==> flow/design.v <==
`timescale 1ns / 1ns
`timescale 1ns / 1ns
module alu #(
    parameter DATA_WIDTH = 16
) (
    input [DATA_WIDTH-1:0] data_in1,
    data_in2,
    input [1:0] op,
    output reg [DATA_WIDTH-1:0] data_out,
    output [2:0] flag
);
  reg carry;
  wire zero, neg;
  wire [16:0] data_in1_add, data_in2_add;
  assign data_in1_add = data_in1;
  assign data_in2_add = data_in2;
  always @(*) begin
    case (op)
      2'b00: {carry, data_out} = {1'b0, ~(data_in1 | data_in2)};
      2'b01: {carry, data_out} = data_in1_add + data_in2_add;
      2'b10: {carry, data_out} = {1'b0, data_in1};
      2'b11: {carry, data_out} = {1'b0, (data_in2 >> 1)};
    endcase
  end
  assign zero = ~(|data_out);
  assign neg  = data_out[DATA_WIDTH-1];
  assign flag = {zero, neg, carry};
endmodule
`timescale 1ns / 1ns
module register #(
    parameter N = 16
) (
    input clk,
    rst,
    en,
    input [N-1:0] data_in,
    output reg [N-1:0] data_out
);
  always @(posedge clk, negedge rst) begin
    if (!rst) begin
      data_out <= 0;
    end else begin
      if (en) begin
        data_out <= data_in;
      end
    end
  end
endmodule
`timescale 1ns / 1ns
module registerfile #(
    parameter N = 16,
    M = 5
) (
    input clk,
    en,
    input [N-1:0] wr_data,
    input [M-1:0] addr,
    output [N-1:0] rd_data
);
  reg [N-1:0] mem[(2**M)-1:0];
  assign rd_data = (addr == 29) ? 0 : ( (addr == 30) ? 16'h1 : ( (addr == 31) ? 16'hffff : mem[addr]));
  always @(posedge clk) begin
    if (en) begin
      mem[addr] <= wr_data;
    end
  end
endmodule
`timescale 1ns / 1ns
 `timescale 1ns / 1ns
module state (
    input            clk,
    rst,
    input      [2:0] op,
    output reg [3:0] state,
    input      [2:0] flag
);
  reg [3:0] nextstate;
  reg       br;
  always @(*) begin
    case (state)
      4'b0000: begin
        if (op == 3'b000) begin
          nextstate = 4'b0001;
        end else if (op == 3'b001) begin
          nextstate = 4'b0010;
        end else if (op == 3'b010) begin
          nextstate = 4'b0011;
        end else if (op == 3'b011) begin
          nextstate = 4'b1010;
        end else if (op == 3'b100) begin
          nextstate = 4'b0100;
        end else if (op == 3'b101) begin
          nextstate = 4'b0101;
        end else if (op == 3'b110) begin
          nextstate = 4'b1000;
        end else nextstate = 4'b0111;
      end
      4'b0001: begin
        nextstate = 4'b1010;
      end
      4'b0010: nextstate = 4'b1010;
      4'b0011: nextstate = 4'b1010;
      4'b0100: nextstate = 4'b1010;
      4'b0101: nextstate = 4'b0110;
      4'b0110: nextstate = 4'b1010;
      4'b0111: nextstate = 4'b1010;
      4'b1000:
      if (br) nextstate = 4'b1001;
      else nextstate = 4'b1010;
      4'b1001: nextstate = 4'b0000;
      4'b1010: nextstate = 4'b0000;
      default: nextstate = 4'b0000;
    endcase   
  end
  always @(posedge clk, negedge rst) begin
    if (!rst) begin
      state <= 4'b0000;
    end else begin
      state <= nextstate;
    end
  end
  always @(*) begin
    case (op)
      3'h0: br = 0;
      3'h1: br = flag[0];
      3'h2: br = flag[1];
      3'h3: br = flag[1] | flag[0];
      3'h4: br = flag[2];
      3'h5: br = flag[2] | flag[0];
      3'h6: br = flag[2] | flag[1];
      3'h7: br = 1;
      default: br = 0;
    endcase   
  end   
endmodule   
`timescale 1ns / 1ns
 `timescale 1ns / 1ns
module decode (
    input [2:0] op,
    input [3:0] state,
    output reg [13:0] dec
);
  always @(*) begin
    case (state)
      4'b0000: begin
        if (op == 3'b110) begin
          dec = 14'b1_1_x_x_xx_xx_1_0_0_1_0_0;
        end else if (op == 3'b101) begin
          dec = 14'b1_1_x_x_xx_xx_1_0_0_0_0_0;
        end else if (op == 3'b011) begin
          dec = 14'bx_1_0_x_1x_xx_0_0_1_0_0_0;
        end else begin
          dec = 14'bx_1_x_x_xx_xx_0_0_0_1_0_0;
        end
      end
      4'b0001: dec = 14'bx_1_x_1_xx_00_0_1_0_0_1_0;
      4'b0010: dec = 14'bx_1_x_1_xx_01_0_1_0_0_1_0;
      4'b0011: dec = 14'bx_0_x_0_1x_xx_0_1_0_0_0_0;
      4'b0100: dec = 14'bx_0_x_x_xx_xx_0_0_0_0_0_1;
      4'b0101: dec = 14'b1_1_x_0_00_xx_1_1_0_0_0_0;
      4'b0110: dec = 14'b1_1_x_0_01_xx_0_1_0_0_0_0;
      4'b1000: dec = 14'bx_1_1_x_xx_xx_0_0_1_0_0_0;
      4'b1001: dec = 14'b0_1_x_x_xx_xx_1_0_0_0_0_0;
      4'b0111: dec = 14'bx_1_x_1_xx_11_0_1_0_0_1_0;
      4'b1011: dec = 14'bx_1_0_x_xx_xx_0_0_0_0_0_1;
      4'b1010: dec = 14'b1_1_x_x_xx_xx_1_0_0_0_0_0;
      default: dec = 14'b0;
    endcase
  end
endmodule
`timescale 1ns / 1ns
module Temple #(
    parameter ADDR_WIDTH = 16,
    parameter DATA_WIDTH = 16
) (
    input                   clk,
    rst,
    output [ADDR_WIDTH-1:0] addr,
    input  [          15:0] rd_data,
    output [          15:0] wr_data,
    output                  en
);
  wire [15:0] pc_sel_data, acc_sel_data, reg_sel_data, imm_sel_data;
  wire [15:0] pc_out, add_out, acc_out;
  wire [15:0] regfile_out, rf_out, alu_out;
  wire [2:0] flag_out, alu_flag;
  wire pc_sel, acc_sel, reg_sel, addr_sel;
  wire pc_en, acc_en, regfile_en, flag_en, rf_en;
  wire [1:0] imm_sel, alu_op;
  wire [ 2:0] op;
  wire [ 3:0] state;
  wire [13:0] dec;
  wire [ 4:0] regfile_addr;
  wire [ 7:0] half_imm_data;
  assign {pc_sel,addr_sel,reg_sel,acc_sel,imm_sel[1:0],alu_op[1:0],pc_en,acc_en,regfile_en,rf_en,flag_en,en} = dec;
  state statemachine (
      .clk(clk),
      .rst(rst),
      .op(op),
      .state(state),
      .flag(flag_out)
  );
  decode decode (
      .op(op),
      .state(state),
      .dec(dec)
  );
  register PC (
      .clk(clk),
      .rst(rst),
      .en(pc_en),
      .data_in(pc_sel_data),
      .data_out(pc_out)
  );
  register Acc (
      .clk(clk),
      .rst(rst),
      .en(acc_en),
      .data_in(acc_sel_data),
      .data_out(acc_out)
  );
  register #(
      .N(3)
  ) flag (
      .clk(clk),
      .rst(rst),
      .en(flag_en),
      .data_in(alu_flag),
      .data_out(flag_out)
  );
  register regi (
      .clk(clk),
      .rst(rst),
      .en(rf_en),
      .data_in(regfile_out),
      .data_out(rf_out)
  );
  alu alu (
      .data_in1(rf_out),
      .data_in2(acc_out),
      .op(alu_op),
      .data_out(alu_out),
      .flag(alu_flag)
  );
  registerfile regfile (
      .clk(clk),
      .en(regfile_en),
      .wr_data(reg_sel_data),
      .rd_data(regfile_out),
      .addr(regfile_addr)
  );
  assign pc_sel_data = (pc_sel) ? add_out : rf_out;
  assign add_out = pc_out + 16'h1;
  assign acc_sel_data = (acc_sel) ? alu_out : imm_sel_data;
  assign reg_sel_data = (reg_sel) ? add_out : acc_out;
  assign addr = addr_sel ? {pc_out[15:1], 1'b0} : {rf_out[15:1], 1'b0};
  assign wr_data = acc_out;
  assign op = (pc_out[0]) ? rd_data[15:13] : rd_data[7:5];
  assign regfile_addr = (pc_out[0]) ? rd_data[12:8] : rd_data[4:0];
  assign half_imm_data = (pc_out[0]) ? rd_data[15:8] : rd_data[7:0];
  assign imm_sel_data = (imm_sel[1]) ? rd_data[15:0] : ( (imm_sel[0]) ? {half_imm_data, acc_out[7:0]} : {acc_out[15:8], half_imm_data});
endmodule   
* Tool chain data of Temple
What the tools print for Temple, step after step.
Lines are those of the file above, counted from 1.
Cell names lack the library's common part.
A cell with - has no value.
- Design top :: Temple
- Clock port :: clk
- Cell library :: sky130hd
- Library corner :: tt_025C_1v80

* Word level
Source: Yosys, flattened and elaborated, memories not mapped. Widths are those after wreduce. Registers that Yosys merges into a memory's read port (data or address) are not register bits. Print and check cells do not count. Equal cells are merged and count once.
Yosys's memory passes give these memory sizes; they may raise the number of words (mostly to a power of two), join words into wider ones and drop unused or constant bits.
- Flip-flop bits (word level) :: 55
- RAM bits :: 512
- Memory cells :: 1
- Input bits :: 18
- Output and inout bits :: 33
** Memories
- regfile.mem :: words 32, bits a word 16, rd ports 1, wr ports 1, RTL line 60 : reg [N-1:0] mem[(2**M)-1:0];
- $add $sub $neg :: 2
- Equal/unequal tests :: 25
- Mux-type cells :: 30
- Bitwise gates (word level) :: 6
- Reduce/logical cells :: 8
** Operators by type and width (count)
- 14-bit case mux with 12-bit select :: 1
- 16-bit two-way mux :: 10
- 17-bit case mux with 4-bit select :: 1
- 14-bit two-way mux :: 2
- 4-bit two-way mux :: 7
- 16-bit by 16-bit adder with 17-bit output :: 1
- 16-bit by 1-bit adder with 16-bit output (second input constant) :: 1
- 16-bit bitwise OR :: 1
- 16-bit NOT :: 1
- 16-bit OR reduction :: 1
- 4-bit by 3-bit equality test with 1-bit output (second input constant) :: 4
- 4-bit equality test (second input constant) :: 4
- 4-bit case mux with 4-bit select :: 1
- 5-bit equality test (second input constant) :: 3
- 3-bit equality test (second input constant) :: 4
- 12-bit two-way mux :: 1
- 5-bit two-way mux :: 2
- 4-bit by 2-bit equality test with 1-bit output (second input constant) :: 2
- 1-bit case mux with 8-bit select :: 1
- 8-bit two-way mux :: 1
- 3-bit by 2-bit equality test with 1-bit output (second input constant) :: 2
- 6-bit OR reduction :: 1
- 2-bit equality test (second input constant) :: 2
- 2-bit AND reduction :: 2
- 4-bit by 1-bit equality test with 1-bit output (second input constant) :: 1
- 4-bit zero test :: 1
- 1-bit bitwise OR :: 3
- 3-bit by 1-bit equality test with 1-bit output (second input constant) :: 1
Not listed: further kinds 9, cells in them 9.

* Logic depth
Yosys ltp: most cells in a row. Word level: on the elaborated netlist, between registers, memories and ports. Mapped: between sequential cells and ports; inverters and the memories' decode and read muxes count.
- Depth in word-level cells :: 10
- ABC_AREA :: 0
- Mapped depth :: 11

* Mapped cells and area
Yosys stat after the flow's synthesis: flattened, memories mapped to cells. It holds for the ABC_AREA given above (unset counts as 0); a run with the other value may have another netlist.
The area totals of this step are shown rounded.
** Cells by type
- edfxtp_1 :: count 498, total area 1.5E+04 µm²
- mux4_2 :: count 115, total area 2.59E+03 µm²
- dfrtp_1 :: count 61, total area 1.53E+03 µm²
- a22oi_1 :: count 55, total area 412.896 µm²
- ha_1 :: count 33, total area 412.896 µm²
- a21oi_1 :: count 81, total area 405.389 µm²
- nand2_1 :: count 108, total area 405.389 µm²
- nor2_1 :: count 95, total area 356.592 µm²
- o21ai_0 :: count 46, total area 230.221 µm²
- o21ai_1 :: count 32, total area 160.154 µm²
- buf_2 :: count 31, total area 155.149 µm²
- nand3_1 :: count 30, total area 150.144 µm²
- and4_1 :: count 17, total area 148.893 µm²
- inv_1 :: count 38, total area 142.637 µm²
- mux2i_1 :: count 14, total area 140.134 µm²
- clkbuf_1 :: count 31, total area 116.362 µm²
- xnor2_1 :: count 12, total area 105.101 µm²
- buf_6 :: count 9, total area 101.347 µm²
Not listed: further types 53, cells in them 199.
- Cells in the netlist :: 1505
- Cell area after synthesis :: 0.0241 mm²
- Area of sequential cells :: 0.0165 mm²
- Flip-flops :: 560
The figures by module come from a second, unflattened synthesis with its own total; it is not the netlist above.
- Cells (unflattened synthesis) :: 1658
- Area (unflattened synthesis) :: 0.0254 mm²
Each row is one instance without its submodules.
** Modules
- registerfile :: instances 1, cells 1039, area 0.0198 mm²
- register :: instances 3, cells 34, area 0.000649 mm²
- alu :: instances 1, cells 204, area 0.00156 mm²
- Temple :: instances 1, cells 242, area 0.00145 mm²
- decode :: instances 1, cells 39, area 0.000263 mm²
- state :: instances 1, cells 26, area 0.000244 mm²
- register #(N=3) :: instances 1, cells 6, area 0.000109 mm²

* Timing after synthesis
OpenSTA on the mapped netlist: ideal clock, no wires. The path of least setup slack (recovery checks aside). Input and output delay are each 20% of the period. Register names are those of the netlist, which keeps one name where synthesis merged equal registers.
- Path kind :: input port to flip-flop
- From :: input port rd_data[0]
- To :: memory regfile.mem[11][0]
- Clock period :: 7.0 ns
- Input delay :: 1.400 ns
- Setup time :: 0.388 ns
- Launch time at the first pin :: 1.400 ns
- Arrival time :: 3.154 ns
- Required time :: 6.612 ns
- Path slack :: 3.458 ns
- Delay of the path :: 2.142 ns
- Driving pins on the path :: 6
- Buffers on the path :: 3
- Period reached after synthesis :: 3.542 ns
"delay of the path" is the arrival time less input delay plus setup time.
"driving pins on the path": output pins that drive a net of the path, with the launching flip-flop's if there is one; two outputs of one cell count as two.
"period reached after synthesis" is the clock period less the worst setup slack; recovery checks do not enter. This is arithmetic on one report: input and output delays are still those of the set period (20% each).
Between the ends stands the longest chain of elaborated cells between them, by number of cells; it is not shown to be the way that was timed. Of several equally long chains one is given.
Each line given opens the expression or statement behind the cell; cells for indexed reads and writes are added by Yosys, which also makes memories of some case tables.
- Cells stage by stage :: mux2_4 buf_6 buf_2 buf_2 o211ai_1 nor2_1
- Length of the longest elaborated chain :: 2
- Elaborated cells on any way between the ends :: 2
- Source lines of those cells :: 2
- Those cells by class :: mux (2)
** RTL lines, path after synthesis
- start: declaration :: RTL line 179 : input  [          15:0] rd_data,
- 5-bit two-way mux :: RTL line 259 : assign regfile_addr = (pc_out[0]) ? rd_data[12:8] : rd_data[4:0];
- 5-bit two-way mux :: RTL line 63 : if (en) begin
- end: declaration :: RTL line 60 : reg [N-1:0] mem[(2**M)-1:0];

* Timing after layout
Path of least setup slack in the final report of stored run 1 (OpenROAD, finished layout, wires in). Where an end is a register, its clock arrival counts in the times.
- Path kind :: flip-flop to output port
- From :: register statemachine.state
- To :: output port addr[4]
- Clock period :: 4.24 ns
- Output delay :: 0.85 ns
- Launch time at the first pin :: 0.62 ns
- Arrival time :: 3.13 ns
- Required time :: 3.39 ns
- Path slack :: 0.26 ns
- Driving pins on the path :: 6
- Buffers on the path :: 1
Where an end lacks its bit number, it is one bit of the signal, or one of the new flip-flops if synthesis recoded a state register.
Between the ends stands the longest chain of elaborated cells between them, by number of cells; it is not shown to be the way that was timed. Of several equally long chains one is given.
- Cells stage by stage :: dfrtp_1 or3_1 nor2_1 nand3_2 o21ai_0 clkdlybuf4s50_1
- Length of the longest elaborated chain :: 3
- Elaborated cells on any way between the ends :: 14
- Those cells by class :: eq/ne (11); mux (2); reduce/logical (1)
** RTL lines, path post-layout
- start: declaration :: RTL line 74 : output reg [3:0] state,
- start: assignment :: RTL line 117 : state <= 4'b0000;
- start: assignment :: RTL line 119 : state <= nextstate;
- 4-bit equality test :: RTL line 144 : case (state)
- 14-bit case mux with 12-bit select :: RTL line 144
- 16-bit two-way mux :: RTL line 256 : assign addr = addr_sel ? {pc_out[15:1], 1'b0} : {rf_out[15:1], 1'b0};
- end: declaration :: RTL line 178 : output [ADDR_WIDTH-1:0] addr,

Subject: Temple on sky130hd, stored results

Hello all,

Stored flow runs of Temple (2 of them; Yosys, OpenROAD, sky130hd). They differ in their settings and are not a sequence. Constraints: input delay and output delay 20% of the set period each, output load 0.01 pF.
By "period reached" is meant the clock period of the run minus its worst setup slack. This is arithmetic on one report: input and output delays are still those of the set period (20% each).
"allowed time less slack (worst setup path)" means the part of the period allowed to the worst setup path (the constraints hold back 20% at inputs and 20% at outputs) less its slack; where the path has registers, the arrival times of their clocks count too.
"total design power": no workload was simulated; the value follows from the tool's default switching activity.
The results are shown rounded.

* Stored run 1
** Files
==> flow/run.sh <==
#!/bin/bash
# the make line also repeats the synthesis and layout settings of config.mk as NAME=value (left out here)
make -C /OpenROAD-flow-scripts/flow DESIGN_CONFIG=/design/flow/config.mk WORK_HOME=/design/flow/orfs CLKGATE_MAP_FILE= finish
==> flow/config.mk <==
export PLATFORM = sky130hd
export DESIGN_NAME = Temple
export DESIGN_NICKNAME = Temple
export VERILOG_FILES = /design/flow/design.v
export SDC_FILE = /design/flow/constraint.sdc
export NUM_CORES = 4
export LEC_CHECK = 0
export ABC_AREA = 0
export CAP_MARGIN = 5
export CORE_ASPECT_RATIO = 0.92
export CORE_MARGIN = 2
export CORE_UTILIZATION = 39
export GPL_ROUTABILITY_DRIVEN = 0
export MIN_ROUTING_LAYER = met2
export PLACE_DENSITY = 0.54
export SLEW_MARGIN = 25
export TNS_END_PERCENT = 10
==> flow/constraint.sdc <==
create_clock -name core_clock -period 4.24 [get_ports {clk}]
set_input_delay 0.8480 -clock core_clock [delete_from_list [all_inputs] [get_ports {clk}]]
set_output_delay 0.8480 -clock core_clock [all_outputs]
set_load 0.01 [all_outputs]
** Results
- Total design power :: 19100 uW
- Area inside the die boundary :: 0.0637 mm²
- Allowed time less slack (worst setup path) :: 3.13 ns
- Critical path kind :: flip-flop to output port
- Worst setup slack after layout :: 0.265 ns
- Period reached :: 3.975 ns
- Sum of negative setup slack :: 0.000 ns
- Cell area after synthesis :: 0.0241 mm²
- Utilization :: 45.8 %
- Standard-cell area after layout :: 0.028 mm²

* Stored run 2
** Files
==> flow/run.sh <==
#!/bin/bash
# the make line also repeats the synthesis and layout settings of config.mk as NAME=value (left out here)
make -C /OpenROAD-flow-scripts/flow DESIGN_CONFIG=/design/flow/config.mk WORK_HOME=/design/flow/orfs CLKGATE_MAP_FILE= finish
==> flow/config.mk <==
export PLATFORM = sky130hd
export DESIGN_NAME = Temple
export DESIGN_NICKNAME = Temple
export VERILOG_FILES = /design/flow/design.v
export SDC_FILE = /design/flow/constraint.sdc
export NUM_CORES = 4
export LEC_CHECK = 0
export ABC_AREA = 1
export CAP_MARGIN = 5
export CORE_MARGIN = 2
export CORE_UTILIZATION = 40
export CTS_CLUSTER_SIZE = 80
export GPL_TIMING_DRIVEN = 0
export MIN_ROUTING_LAYER = met1
export PLACE_DENSITY_LB_ADDON = 0.08
export SLEW_MARGIN = 20
==> flow/constraint.sdc <==
create_clock -name core_clock -period 7.0 [get_ports {clk}]
set_input_delay 1.4000 -clock core_clock [delete_from_list [all_inputs] [get_ports {clk}]]
set_output_delay 1.4000 -clock core_clock [all_outputs]
set_load 0.01 [all_outputs]
** Results
- Allowed time less slack (worst setup path) :: 3.68 ns
- Critical path kind :: flip-flop to output port
- Worst setup slack after layout :: 1.92 ns
- Utilization :: 47.8 %
- Area inside the die boundary :: 0.0631 mm²
- Cell area after synthesis :: 0.0244 mm²
- Total design power :: 12600 uW
- Standard-cell area after layout :: 0.0289 mm²
- Period reached :: 5.080 ns
- Sum of negative setup slack :: 0.000 ns

Thanks
